==> flow/design.v <==
`timescale 1ns/1ps
`default_nettype none
module multiplier #(parameter WIDTH=256) (
    input wire clk_in,
    input wire rst_in,
    input wire [WIDTH-1:0] a_in,
    input wire [WIDTH-1:0] b_in,
    input wire valid_in,
    output logic [WIDTH*2-1:0] c_out,
    output logic valid_out,
    output logic busy_out
    );
    typedef enum {IDLE=0,COMPUTING=1,DONE=2} fsm_state;
    fsm_state state;
    logic [$clog2(WIDTH)-1:0] index;
    always_ff @(posedge clk_in) begin
        if (rst_in) begin
            c_out <= 0;
            index <= 0;
            state <= IDLE;
            valid_out <= 0;
            busy_out <= 0;
        end else begin
            case (state)
                IDLE: begin
                    if (valid_in) begin
                        c_out <= 0;
                        index <= 0;
                        state <= COMPUTING;
                        busy_out <= 1;
                    end
                end
                COMPUTING: begin
                    if (b_in[index] == 1'b1) begin
                        c_out <= c_out + (a_in << index);  
                    end
                    if (index == WIDTH-1) begin
                        valid_out <= 1;
                        busy_out <= 0;
                        state <= DONE;
                    end
                    index <= index+1;
                end
                DONE: begin
                    valid_out <= 0;
                    state <= IDLE;
                end
            endcase
        end
    end
endmodule
`default_nettype wire
`timescale 1ns/1ps
`default_nettype none
module mont_reduction #(parameter WIDTH=512)
    (input wire clk_in,
     input wire rst_in,
     input wire [WIDTH*2:0] x_mont,
     input wire [WIDTH-1:0] N,
     input wire [WIDTH:0] R,  
     input wire [WIDTH-1:0] N_prime,  
     input wire valid_in,
     output logic [WIDTH-1:0] x_out,
     output logic valid_out,
     output logic busy_out
    );
    logic [WIDTH:0] R_length;
    assign R_length = WIDTH;
    logic signed [WIDTH:0] m;
    logic signed [WIDTH*2:0] t;
    logic mult_valid_in, mult_valid_out, mult_busy;
    logic [WIDTH:0] mult_a, mult_b;
    logic [WIDTH*2+1:0] mult_out;
    multiplier #(.WIDTH(WIDTH+1))
     multiplier(
        .clk_in(clk_in),
        .rst_in(rst_in),
        .a_in(mult_a),
        .b_in(mult_b),
        .valid_in(mult_valid_in),
        .c_out(mult_out),
        .valid_out(mult_valid_out),
        .busy_out(mult_busy)
     );
    typedef enum  {IDLE=0,FIRST_OP=1,SETUP_SECOND=2,SECOND_OP=3,CHECK=4,DONE=5} fsm_state;
    fsm_state state;
    always_ff @(posedge clk_in) begin 
        if (rst_in) begin
            m <= 0;
            t <= 0;
            state <= IDLE;
            busy_out <= 1'b0;
            valid_out <= 1'b0;
            mult_valid_in <= 1'b0;
        end else begin
            case (state)
                IDLE: begin
                    if (valid_in) begin
                        mult_a <= x_mont[WIDTH:0];
                        mult_b <= N_prime;
                        mult_valid_in <= 1'b1;
                        state <= FIRST_OP;
                        busy_out <= 1'b1;
                    end
                end 
                FIRST_OP: begin
                    if (mult_valid_out) begin
                        state <= SETUP_SECOND;
                        m <= mult_out[WIDTH-1:0];
                    end
                    mult_valid_in <= 1'b0;
                end
                SETUP_SECOND: begin
                    mult_a <= m;
                    mult_b <= {1'b0,N};
                    mult_valid_in <= 1'b1;
                    state <= SECOND_OP;
                end
                SECOND_OP: begin
                    if (mult_valid_out) begin
                        t <= $signed({1'b0,x_mont}) - $signed(mult_out) >>> R_length;
                        state <= CHECK;
                    end
                    mult_valid_in <= 0;
                end
                CHECK: begin
                    if (t < 0) begin
                        x_out <= t + $signed({1'b0,N});
                    end else begin
                        x_out <= t[WIDTH-1:0];
                    end
                    valid_out <= 1'b1;
                    state <= DONE;
                    busy_out <= 1'b0;
                end
                DONE: begin
                    valid_out <= 1'b0;
                    state <= IDLE;
                end
            endcase       
        end
    end
endmodule
`default_nettype wire
`timescale 1ns/1ps
`default_nettype none
module mod_exponent #(parameter WIDTH = 64) (
    input wire clk_in,
    input wire rst_in,
    input wire [WIDTH-1:0] base,
    input wire [WIDTH-1:0] exponent,
    input wire [WIDTH-1:0] modulo,
    input wire [WIDTH-1:0] inv_modulo,  
    input wire [WIDTH:0] R,  
    input wire [WIDTH-1:0] start_product,  
    input wire valid_in,
    input wire ready_in,  
    output logic [WIDTH-1:0] c_out,
    output logic valid_out,
    output logic busy_out
    );
    typedef enum {IDLE=0,COMPUTING=1,DONE=2,UPDATE_PRODUCT=3,REDUCE=5,UPDATE_BASE=4,NEXT=6,LAST_REDUCTION=7,WAITING=8,MULTIPLIER_START=9,MULTIPLIER_DONE=10} states;
    states state;
    logic [WIDTH-1:0] running_product, current_base;
    logic [$clog2(WIDTH)-1:0] current_index;
    logic [WIDTH*2:0] reduce_input1, reduce_input2;
    logic [WIDTH-1:0] reduce_output1, reduce_output2;
    logic finished, finished2;  
        logic mult_valid_in, mult_valid_out, mult_busy;
    logic [WIDTH-1:0] mult_a, mult_b;
    logic [WIDTH*2-1:0] mult_out;
    multiplier #(.WIDTH(WIDTH))
     multiplier(
        .clk_in(clk_in),
        .rst_in(rst_in),
        .a_in(mult_a),
        .b_in(mult_b),
        .valid_in(mult_valid_in),
        .c_out(mult_out),
        .valid_out(mult_valid_out),
        .busy_out(mult_busy)
     );
    logic [WIDTH-1:0] mark_a, mark_b;
    logic [WIDTH*2-1:0] mark_out;
    logic markiplier_valid_in, markiplier_valid_out, markiplier_busy;
    multiplier #(.WIDTH(WIDTH))
     markiplier(.clk_in(clk_in),
                .rst_in(rst_in),
                .a_in(mark_a),
                .b_in(mark_b),
                .valid_in(markiplier_valid_in),
                .c_out(mark_out),
                .valid_out(markiplier_valid_out),
                .busy_out(markiplier_busy)
                );
    logic reduction_valid_in, reduction_valid_out, reduction_busy;
    mont_reduction #(.WIDTH(WIDTH))
     reduction(.clk_in(clk_in),
                .rst_in(rst_in),
                .x_mont(mult_out),
                .N(modulo),
                .R(R),
                .N_prime(inv_modulo),
                .valid_in(mult_valid_out),
                .x_out(reduce_output1),
                .valid_out(reduction_valid_out),
                .busy_out(reduction_busy)
     );
    logic reduction2_valid_in, reduction2_valid_out, reduction2_busy;
    mont_reduction #(.WIDTH(WIDTH))
     reduction2(.clk_in(clk_in),
                .rst_in(rst_in),
                .x_mont(mark_out),
                .N(modulo),
                .R(R),
                .N_prime(inv_modulo),
                .valid_in(markiplier_valid_out),
                .x_out(reduce_output2),
                .valid_out(reduction2_valid_out),
                .busy_out(reduction2_busy)
     );
    always_ff @(posedge clk_in) begin
        if (rst_in) begin
            running_product <= start_product;
            current_index <= 0;
            state <= IDLE;
            busy_out <= 0;
            finished <= 0;
            finished2 <= 0;
            valid_out <= 0;
            mult_valid_in <= 0;
            markiplier_valid_in <= 0;
        end else begin
            case (state)
                IDLE: begin
                    if (valid_in) begin
                        state <= COMPUTING;
                        running_product <= start_product;
                        current_index <= 0;
                        current_base <= base; 
                        busy_out <= 1;
                    end
                end 
                COMPUTING: begin
                    if (exponent[current_index] == 1) begin
                        state <= UPDATE_PRODUCT;
                    end else begin
                        state <= UPDATE_BASE;
                    end
                    finished <= 0;
                end
                UPDATE_BASE: begin
                    mult_a <= current_base;
                    mult_b <= current_base;
                    mult_valid_in <= 1'b1;
                    state <= REDUCE;
                end
                UPDATE_PRODUCT: begin
                    mult_a <= current_base;
                    mult_b <= current_base;
                    mult_valid_in <= 1'b1;
                    mark_a <= current_base;
                    mark_b <= running_product;
                    markiplier_valid_in <= 1'b1;
                    state <= REDUCE;
                end
                REDUCE: begin
                    if (exponent[current_index] == 1) begin
                        if (reduction_valid_out) begin
                            finished <= 1'b1;
                            current_base <= reduce_output1;
                        end
                        if (reduction2_valid_out) begin
                            finished2 <= 1'b1;
                            running_product <= reduce_output2;
                        end
                        if (finished == 1'b1 && finished2 == 1'b1) begin
                            state <= NEXT;
                        end
                        mult_valid_in <= 0;
                        markiplier_valid_in <= 0;
                    end else begin
                        if (reduction_valid_out) begin
                            finished <= 1'b1;
                            current_base <= reduce_output1;
                        end
                        if (finished) begin
                            state <= NEXT;
                        end
                        mult_valid_in <= 0;
                    end
                end
                NEXT: begin
                    current_index <= current_index + 1;
                    if (current_index == WIDTH-1) begin
                        state <= LAST_REDUCTION;
                    end else begin
                        state <= COMPUTING;
                    end
                    finished <= 0;
                end
                LAST_REDUCTION: begin
                    mark_a <= running_product;  
                    mark_b <= 1'b1;
                    markiplier_valid_in <= 1'b1;
                    state <= WAITING;
                end
                WAITING: begin
                    markiplier_valid_in <= 1'b0;
                    if (reduction2_valid_out) begin
                        c_out <= reduce_output2;
                        valid_out <= 1;
                        busy_out <= 0;
                        state <= DONE;
                    end
                end
                DONE: begin
                    if (ready_in) begin 
                        state <= IDLE;
                        valid_out <= 0;
                    end
                end
            endcase
        end
    end
endmodule
`default_nettype wire
Subject: tool reports on mod_exponent

Hi,

Step by step through the tools: mod_exponent
Tool output for the design above before and after an edit, in the order of the flow.
"orig" refers to lines of the RTL above, "edited" to lines of the edited file.
"change": "edited" minus "orig" as printed here.
{ "inputs": {"top_module": "mod_exponent", "clock": "clk_in", "lib": "sky130hd", "corner": "tt_025C_1v80"} }

Diff
Unified diff, file above to edited file.
A script made this edit. It changes what the design does and was not meant as an optimisation.
begin of diff
@@ -133,8 +133,4 @@
                     state <= DONE;
                     busy_out <= 1'b0;
-                end
-                DONE: begin
-                    valid_out <= 1'b0;
-                    state <= IDLE;
                 end
             endcase       
end of diff

After elaboration
Yosys after proc, flatten, opt, wreduce and memory -nomap, before mapping. Memory bits, and registers merged into a memory's read port (data or address), are not among the register bits. Print and check cells are not counted.
{ "bits": {"columns": ["element", "orig", "edited", "change"], "rows": [
  ["wordCells", 309, 303, -6],
  ["inputBits", 389, 389, 0],
  ["regBits", 1818, 1818, 0],
  ["out_inout_bits", 66, 66, 0]
]} }
{ "op_classes": {"columns": ["element", "orig", "edited", "change"], "rows": [
  ["logic", 1, 1, 0],
  ["mux", 96, 94, -2],
  ["reduce_logical", 83, 81, -2],
  ["cmp", 2, 2, 0],
  ["add_sub_neg", 13, 13, 0],
  ["eq_ne", 59, 57, -2],
  ["n_shift", 9, 9, 0]
]} }
{ "ops": {"columns": ["cell", "orig", "edited", "change"], "rows": [
  ["2-bit nonzero test", 19, 17, -2],
  ["1-bit case mux with 2-bit select", 10, 8, -2],
  ["32-bit by 3-bit == test with 1-bit output with constant B", 8, 6, -2],
  ["32-bit case mux with 6-bit select", 2, 0, -2],
  ["6-bit nonzero test", 2, 0, -2],
  ["32-bit case mux with 5-bit select", 0, 2, 2],
  ["5-bit nonzero test", 0, 2, 2]
]} }
Unchanged operator kinds not shown: 48.

Logic depth
Longest topological path by Yosys (ltp), each cell counted once; first at word level (registers and memories cut), then after technology mapping (sequential cells cut; the memories' decode and read muxes count).
{ "logic_depth": {"columns": ["element", "orig", "edited", "change"], "rows": [
  ["word_depth", 4, 4, 0],
  ["ABC_AREA", "0", "0", null],
  ["depth_mapped", 32, 33, 1]
]} }

Synthesis result
The flow's flattened synthesis, as Yosys stat reports it; memories are mapped. The netlist is that of the ABC_AREA named above (0 if unset); the other value can give another one.
{ "mapped": {"columns": ["element", "orig", "edited", "change"], "rows": [
  ["ffs", 1623, 1621, -2],
  ["n_buf", 967, 1012, 45],
  ["cell_count", 15632, 15319, -313],
  ["sequential_area_mm2", 0.0401986, 0.0401585, -0.0000401],
  ["yosys_area_mm2", 0.1327448, 0.1312521, -0.0014927]
]} }
{ "by_type": {"columns": ["cell", "orig", "edited", "change"], "rows": [
  ["sky130_fd_sc_hd__a21o_1", 493, 671, 178],
  ["sky130_fd_sc_hd__nand2_1", 1857, 1744, -113],
  ["sky130_fd_sc_hd__a21oi_1", 1596, 1527, -69],
  ["sky130_fd_sc_hd__clkbuf_1", 773, 819, 46],
  ["sky130_fd_sc_hd__xnor2_1", 479, 433, -46],
  ["sky130_fd_sc_hd__inv_1", 568, 523, -45],
  ["sky130_fd_sc_hd__nor2_1", 1339, 1303, -36],
  ["sky130_fd_sc_hd__o21ai_1", 104, 68, -36],
  ["sky130_fd_sc_hd__o21bai_1", 236, 201, -35],
  ["sky130_fd_sc_hd__xor2_1", 268, 302, 34],
  ["sky130_fd_sc_hd__nand4_1", 368, 335, -33],
  ["sky130_fd_sc_hd__o22ai_1", 174, 141, -33],
  ["sky130_fd_sc_hd__a211oi_1", 105, 72, -33],
  ["sky130_fd_sc_hd__nor3_1", 190, 159, -31],
  ["sky130_fd_sc_hd__buf_1", 170, 141, -29],
  ["sky130_fd_sc_hd__buf_2", 23, 50, 27],
  ["sky130_fd_sc_hd__nand3_1", 208, 188, -20],
  ["sky130_fd_sc_hd__a22o_1", 203, 222, 19]
]} }
Unchanged cell types not shown: 16.
The list need not be complete.
By module: a second synthesis without flattening, with its own total; a netlist apart from the flattened one above.
{ "unflattened": {"columns": ["element", "orig", "edited", "change"], "rows": [
  ["cells_unflattened", 16567, 16657, 90],
  ["hier_area_mm2", 0.1358328, 0.1364884, 0.0006556]
]} }
Rows give one instance, submodules left out.
{ "modules_orig": {"columns": ["mod", "seq_area_mm2", "instances", "cells", "mod_area_mm2"], "rows": [
  ["mont_reduction #(WIDTH=64)", 0.0085582, 2, 2664, 0.0236514],
  ["multiplier #(WIDTH=65)", 0.0028427, 2, 2673, 0.0184652],
  ["multiplier #(WIDTH=64)", 0.0027827, 2, 2468, 0.0179585],
  ["mod_exponent", 0.0119515, 1, 957, 0.0156825]
]} }
{ "modules_edited": {"columns": ["mod", "seq_area_mm2", "instances", "cells", "mod_area_mm2"], "rows": [
  ["mont_reduction #(WIDTH=64)", 0.0085382, 2, 2732, 0.0239317],
  ["multiplier #(WIDTH=65)", 0.0028427, 2, 2673, 0.0184652],
  ["multiplier #(WIDTH=64)", 0.0027827, 2, 2445, 0.018006],
  ["mod_exponent", 0.0119515, 1, 957, 0.0156825]
]} }

Path before layout
Path of least setup slack by OpenSTA after synthesis, without wires, with an ideal clock, recovery checks aside; 20% of the period is set as input and as output delay. Where synthesis merged equal registers, the netlist keeps one of their names.
{ "synth_path": {"columns": ["element", "orig", "edited", "change"], "rows": [
  ["path_type", "input to register", "input to register", null],
  ["from", "input port rst_in", "input port rst_in", null],
  ["to", "register reduction.mult_a[0]", "register current_base[0]", null],
  ["input_delay_ns", 2.000, 2.000, 0.000],
  ["driving_pins", 4, 3, -1],
  ["period_ns", 10.0, 10.0, 0.0],
  ["slack_ns", -2.127, 0.809, 2.936],
  ["delay_ns", 10.127, 7.191, -2.936],
  ["arrival_time_ns", 11.351, 8.547, -2.804],
  ["setup_time_ns", 0.776, 0.644, -0.132],
  ["period_less_setup_slack_ns", 12.127, 9.191, -2.936]
]} }
"delay_ns" = arrival - input delay + setup time.
"driving_pins" counts driving pins, that of a launching flip-flop among them; a cell with two outputs on the path counts twice.
"period_less_setup_slack_ns" = period - worst setup slack (recovery checks aside). The figure is calculated, with input and output delays left at 20% of the set period.
The rows between start and end are the longest chain of elaborated cells between them; the timing report does not say that the signal goes this way. Where chains are equally long, one stands for them.
A line is the first line of the expression or statement that the cell stems from. Yosys adds cells for indexed reads and writes and turns some case tables into memories.
A register here has more assigning lines than the two given.
{ "synth_between_orig": {"path_cell_list": "sky130_fd_sc_hd__clkbuf_1 -> sky130_fd_sc_hd__clkbuf_1 -> sky130_fd_sc_hd__buf_1 -> sky130_fd_sc_hd__nor3_1", "elab_chain_len": 2} }
{ "synth_rtl_orig": {"columns": ["element", "line_no", "source"], "rows": [
  ["from (decl)", 149, "input wire rst_in,"],
  ["1-bit NOT", null, null],
  ["3-bit AND reduction", null, null],
  ["to (assign)", 99, "mult_a <= x_mont[WIDTH:0];"],
  ["to (assign)", 114, "mult_a <= m;"],
  ["to (decl)", 72, "logic [WIDTH:0] mult_a, mult_b;"]
]} }
{ "synth_between_edited": {"path_cell_list": "sky130_fd_sc_hd__clkbuf_1 -> sky130_fd_sc_hd__buf_1 -> sky130_fd_sc_hd__nor4_1", "elab_chain_len": 2} }
{ "synth_rtl_edited": {"columns": ["element", "line_no", "source"], "rows": [
  ["from (decl)", 145, "input wire rst_in,"],
  ["1-bit NOT", null, null],
  ["4-bit AND reduction", null, null],
  ["to (assign)", 236, "current_base <= base;"],
  ["to (assign)", 267, "current_base <= reduce_output1;"],
  ["to (decl)", 160, null]
]} }

Timing after layout
Path of least setup slack in the final report of each run of pair A (OpenROAD, finished layout, wires in). Where an end is a register, its clock arrival counts in the times.
{ "layout_path": {"columns": ["element", "orig", "edited", "change"], "rows": [
  ["path_type", "register to register", "register to register", null],
  ["from", "register multiplier.index[1]", "register multiplier.index[1]", null],
  ["to", "register multiplier.c_out[126]", "register multiplier.c_out[82]", null],
  ["slack_ns", 0.76, 0.73, -0.03],
  ["setup_time_ns", 0.11, 0.11, 0.00],
  ["period_ns", 8.75, 8.75, 0.00],
  ["driving_pins", 25, 24, -1],
  ["arrival_time_ns", 8.85, 8.89, 0.04]
]} }
The rows between start and end are the longest chain of elaborated cells between them; the timing report does not say that the signal goes this way. Where chains are equally long, one stands for them.
A register here has more assigning lines than the two given.
{ "layout_between_orig": {"path_cell_list": "sky130_fd_sc_hd__dfxtp_4 -> sky130_fd_sc_hd__buf_4 -> sky130_fd_sc_hd__mux2_2 -> sky130_fd_sc_hd__o21ai_0 -> sky130_fd_sc_hd__mux2i_1 -> sky130_fd_sc_hd__mux2i_1 -> sky130_fd_sc_hd__nor2_1 -> sky130_fd_sc_hd__nor2_1 -> sky130_fd_sc_hd__o22ai_1 -> sky130_fd_sc_hd__ha_1 -> sky130_fd_sc_hd__nand2_1 -> sky130_fd_sc_hd__nor2_1 -> sky130_fd_sc_hd__nand2_1 -> sky130_fd_sc_hd__nor4_1 -> sky130_fd_sc_hd__o31ai_1 -> sky130_fd_sc_hd__a21oi_1 -> sky130_fd_sc_hd__and3b_1 -> sky130_fd_sc_hd__a31oi_1 -> sky130_fd_sc_hd__o21ai_1 -> sky130_fd_sc_hd__nor3b_1 -> sky130_fd_sc_hd__a31oi_1 -> sky130_fd_sc_hd__o31ai_1 -> sky130_fd_sc_hd__a311oi_1 -> sky130_fd_sc_hd__xnor2_1 -> sky130_fd_sc_hd__a22o_1", "elab_chain_len": 4} }
{ "layout_rtl_orig": {"columns": ["element", "line_no", "source"], "rows": [
  ["from (decl)", 15, "logic [$clog2(WIDTH)-1:0] index;"],
  ["from (assign)", 19, "index <= 0;"],
  ["from (assign)", 42, "index <= index+1;"],
  ["64-bit by 6-bit left shift with 128-bit output", 35, "c_out <= c_out + (a_in << index);"],
  ["128-bit adder", 35, null],
  ["128-bit 2-to-1 mux", 34, "if (b_in[index] == 1'b1) begin"],
  ["128-bit case mux with 2-bit select", 24, "case (state)"],
  ["to (assign)", 27, "c_out <= 0;"],
  ["to (assign)", 35, null],
  ["to (decl)", 9, "output logic [WIDTH*2-1:0] c_out,"]
]} }
{ "layout_between_edited": {"path_cell_list": "sky130_fd_sc_hd__dfxtp_4 -> sky130_fd_sc_hd__buf_4 -> sky130_fd_sc_hd__mux2_2 -> sky130_fd_sc_hd__mux2i_1 -> sky130_fd_sc_hd__mux2i_1 -> sky130_fd_sc_hd__o21ai_0 -> sky130_fd_sc_hd__nor2_1 -> sky130_fd_sc_hd__ha_1 -> sky130_fd_sc_hd__and4_1 -> sky130_fd_sc_hd__nand3_1 -> sky130_fd_sc_hd__a21o_1 -> sky130_fd_sc_hd__a21oi_1 -> sky130_fd_sc_hd__nand2b_1 -> sky130_fd_sc_hd__a31oi_1 -> sky130_fd_sc_hd__o41ai_1 -> sky130_fd_sc_hd__nand4_1 -> sky130_fd_sc_hd__nor2b_1 -> sky130_fd_sc_hd__o21bai_1 -> sky130_fd_sc_hd__a21boi_1 -> sky130_fd_sc_hd__o21ai_1 -> sky130_fd_sc_hd__a21boi_1 -> sky130_fd_sc_hd__o31ai_1 -> sky130_fd_sc_hd__xor2_1 -> sky130_fd_sc_hd__a22o_1", "elab_chain_len": 4} }
{ "layout_rtl_edited": {"columns": ["element", "line_no", "source"], "rows": [
  ["from (decl)", 15, "logic [$clog2(WIDTH)-1:0] index;"],
  ["from (assign)", 19, "index <= 0;"],
  ["from (assign)", 42, "index <= index+1;"],
  ["64-bit by 6-bit left shift with 128-bit output", 35, "c_out <= c_out + (a_in << index);"],
  ["128-bit adder", 35, null],
  ["128-bit 2-to-1 mux", 34, "if (b_in[index] == 1'b1) begin"],
  ["128-bit case mux with 2-bit select", 24, "case (state)"],
  ["to (assign)", 27, "c_out <= 0;"],
  ["to (assign)", 35, null],
  ["to (decl)", 9, "output logic [WIDTH*2-1:0] c_out,"]
]} }

Flow runs
Both versions went through the flow (Yosys, OpenROAD) with the same settings in each pair. Constraints: input delay and output delay 20% of the set period each, output load 0.01 pF.
{ "flow_settings_pair_A": {"CORE_UTILIZATION": 30, "PLACE_DENSITY": 0.4, "period_ns": 8.75, "CAP_MARGIN": 20, "CORE_MARGIN": 2, "SLEW_MARGIN": 20} }
{ "results_pair_A": {"columns": ["element", "orig", "edited", "change"], "rows": [
  ["ws_setup_ns", 0.761, 0.727, -0.034],
  ["fin_hold_ws_ns", 0.451, 0.408, -0.043],
  ["synth_chip_area_mm2", 0.1327448, 0.1312521, -0.0014927],
  ["stdcell_area_mm2", 0.150449, 0.148371, -0.002078],
  ["dieArea_mm2", 0.447822, 0.442817, -0.005005],
  ["fin_power_uw", 18960, 19322, 362]
]} }
{ "flow_settings_pair_B": {"ABC_AREA": 0, "CAP_MARGIN": 40, "CELL_PAD_IN_SITES_DETAIL_PLACEMENT": 0, "CELL_PAD_IN_SITES_GLOBAL_PLACEMENT": 2, "CORE_UTILIZATION": 28, "GPL_ROUTABILITY_DRIVEN": 1, "MAX_ROUTING_LAYER": "met4", "PLACE_DENSITY_LB_ADDON": 0.16, "SLEW_MARGIN": 20, "TNS_END_PERCENT": 90, "period_ns": 13.9, "CORE_MARGIN": 2} }
{ "results_pair_B": {"columns": ["element", "orig", "edited", "change"], "rows": [
  ["ws_setup_ns", 4.969, 5.213, 0.244],
  ["fin_hold_ws_ns", 0.425, 0.400, -0.025],
  ["synth_chip_area_mm2", 0.1327448, 0.1312521, -0.0014927],
  ["stdcell_area_mm2", 0.150931, 0.149103, -0.001828],
  ["dieArea_mm2", 0.479612, 0.474253, -0.005359],
  ["fin_power_uw", 11766, 11645, -121]
]} }
"fin_power_uw" is the tool's figure for a default switching activity; nothing was simulated.

Regards
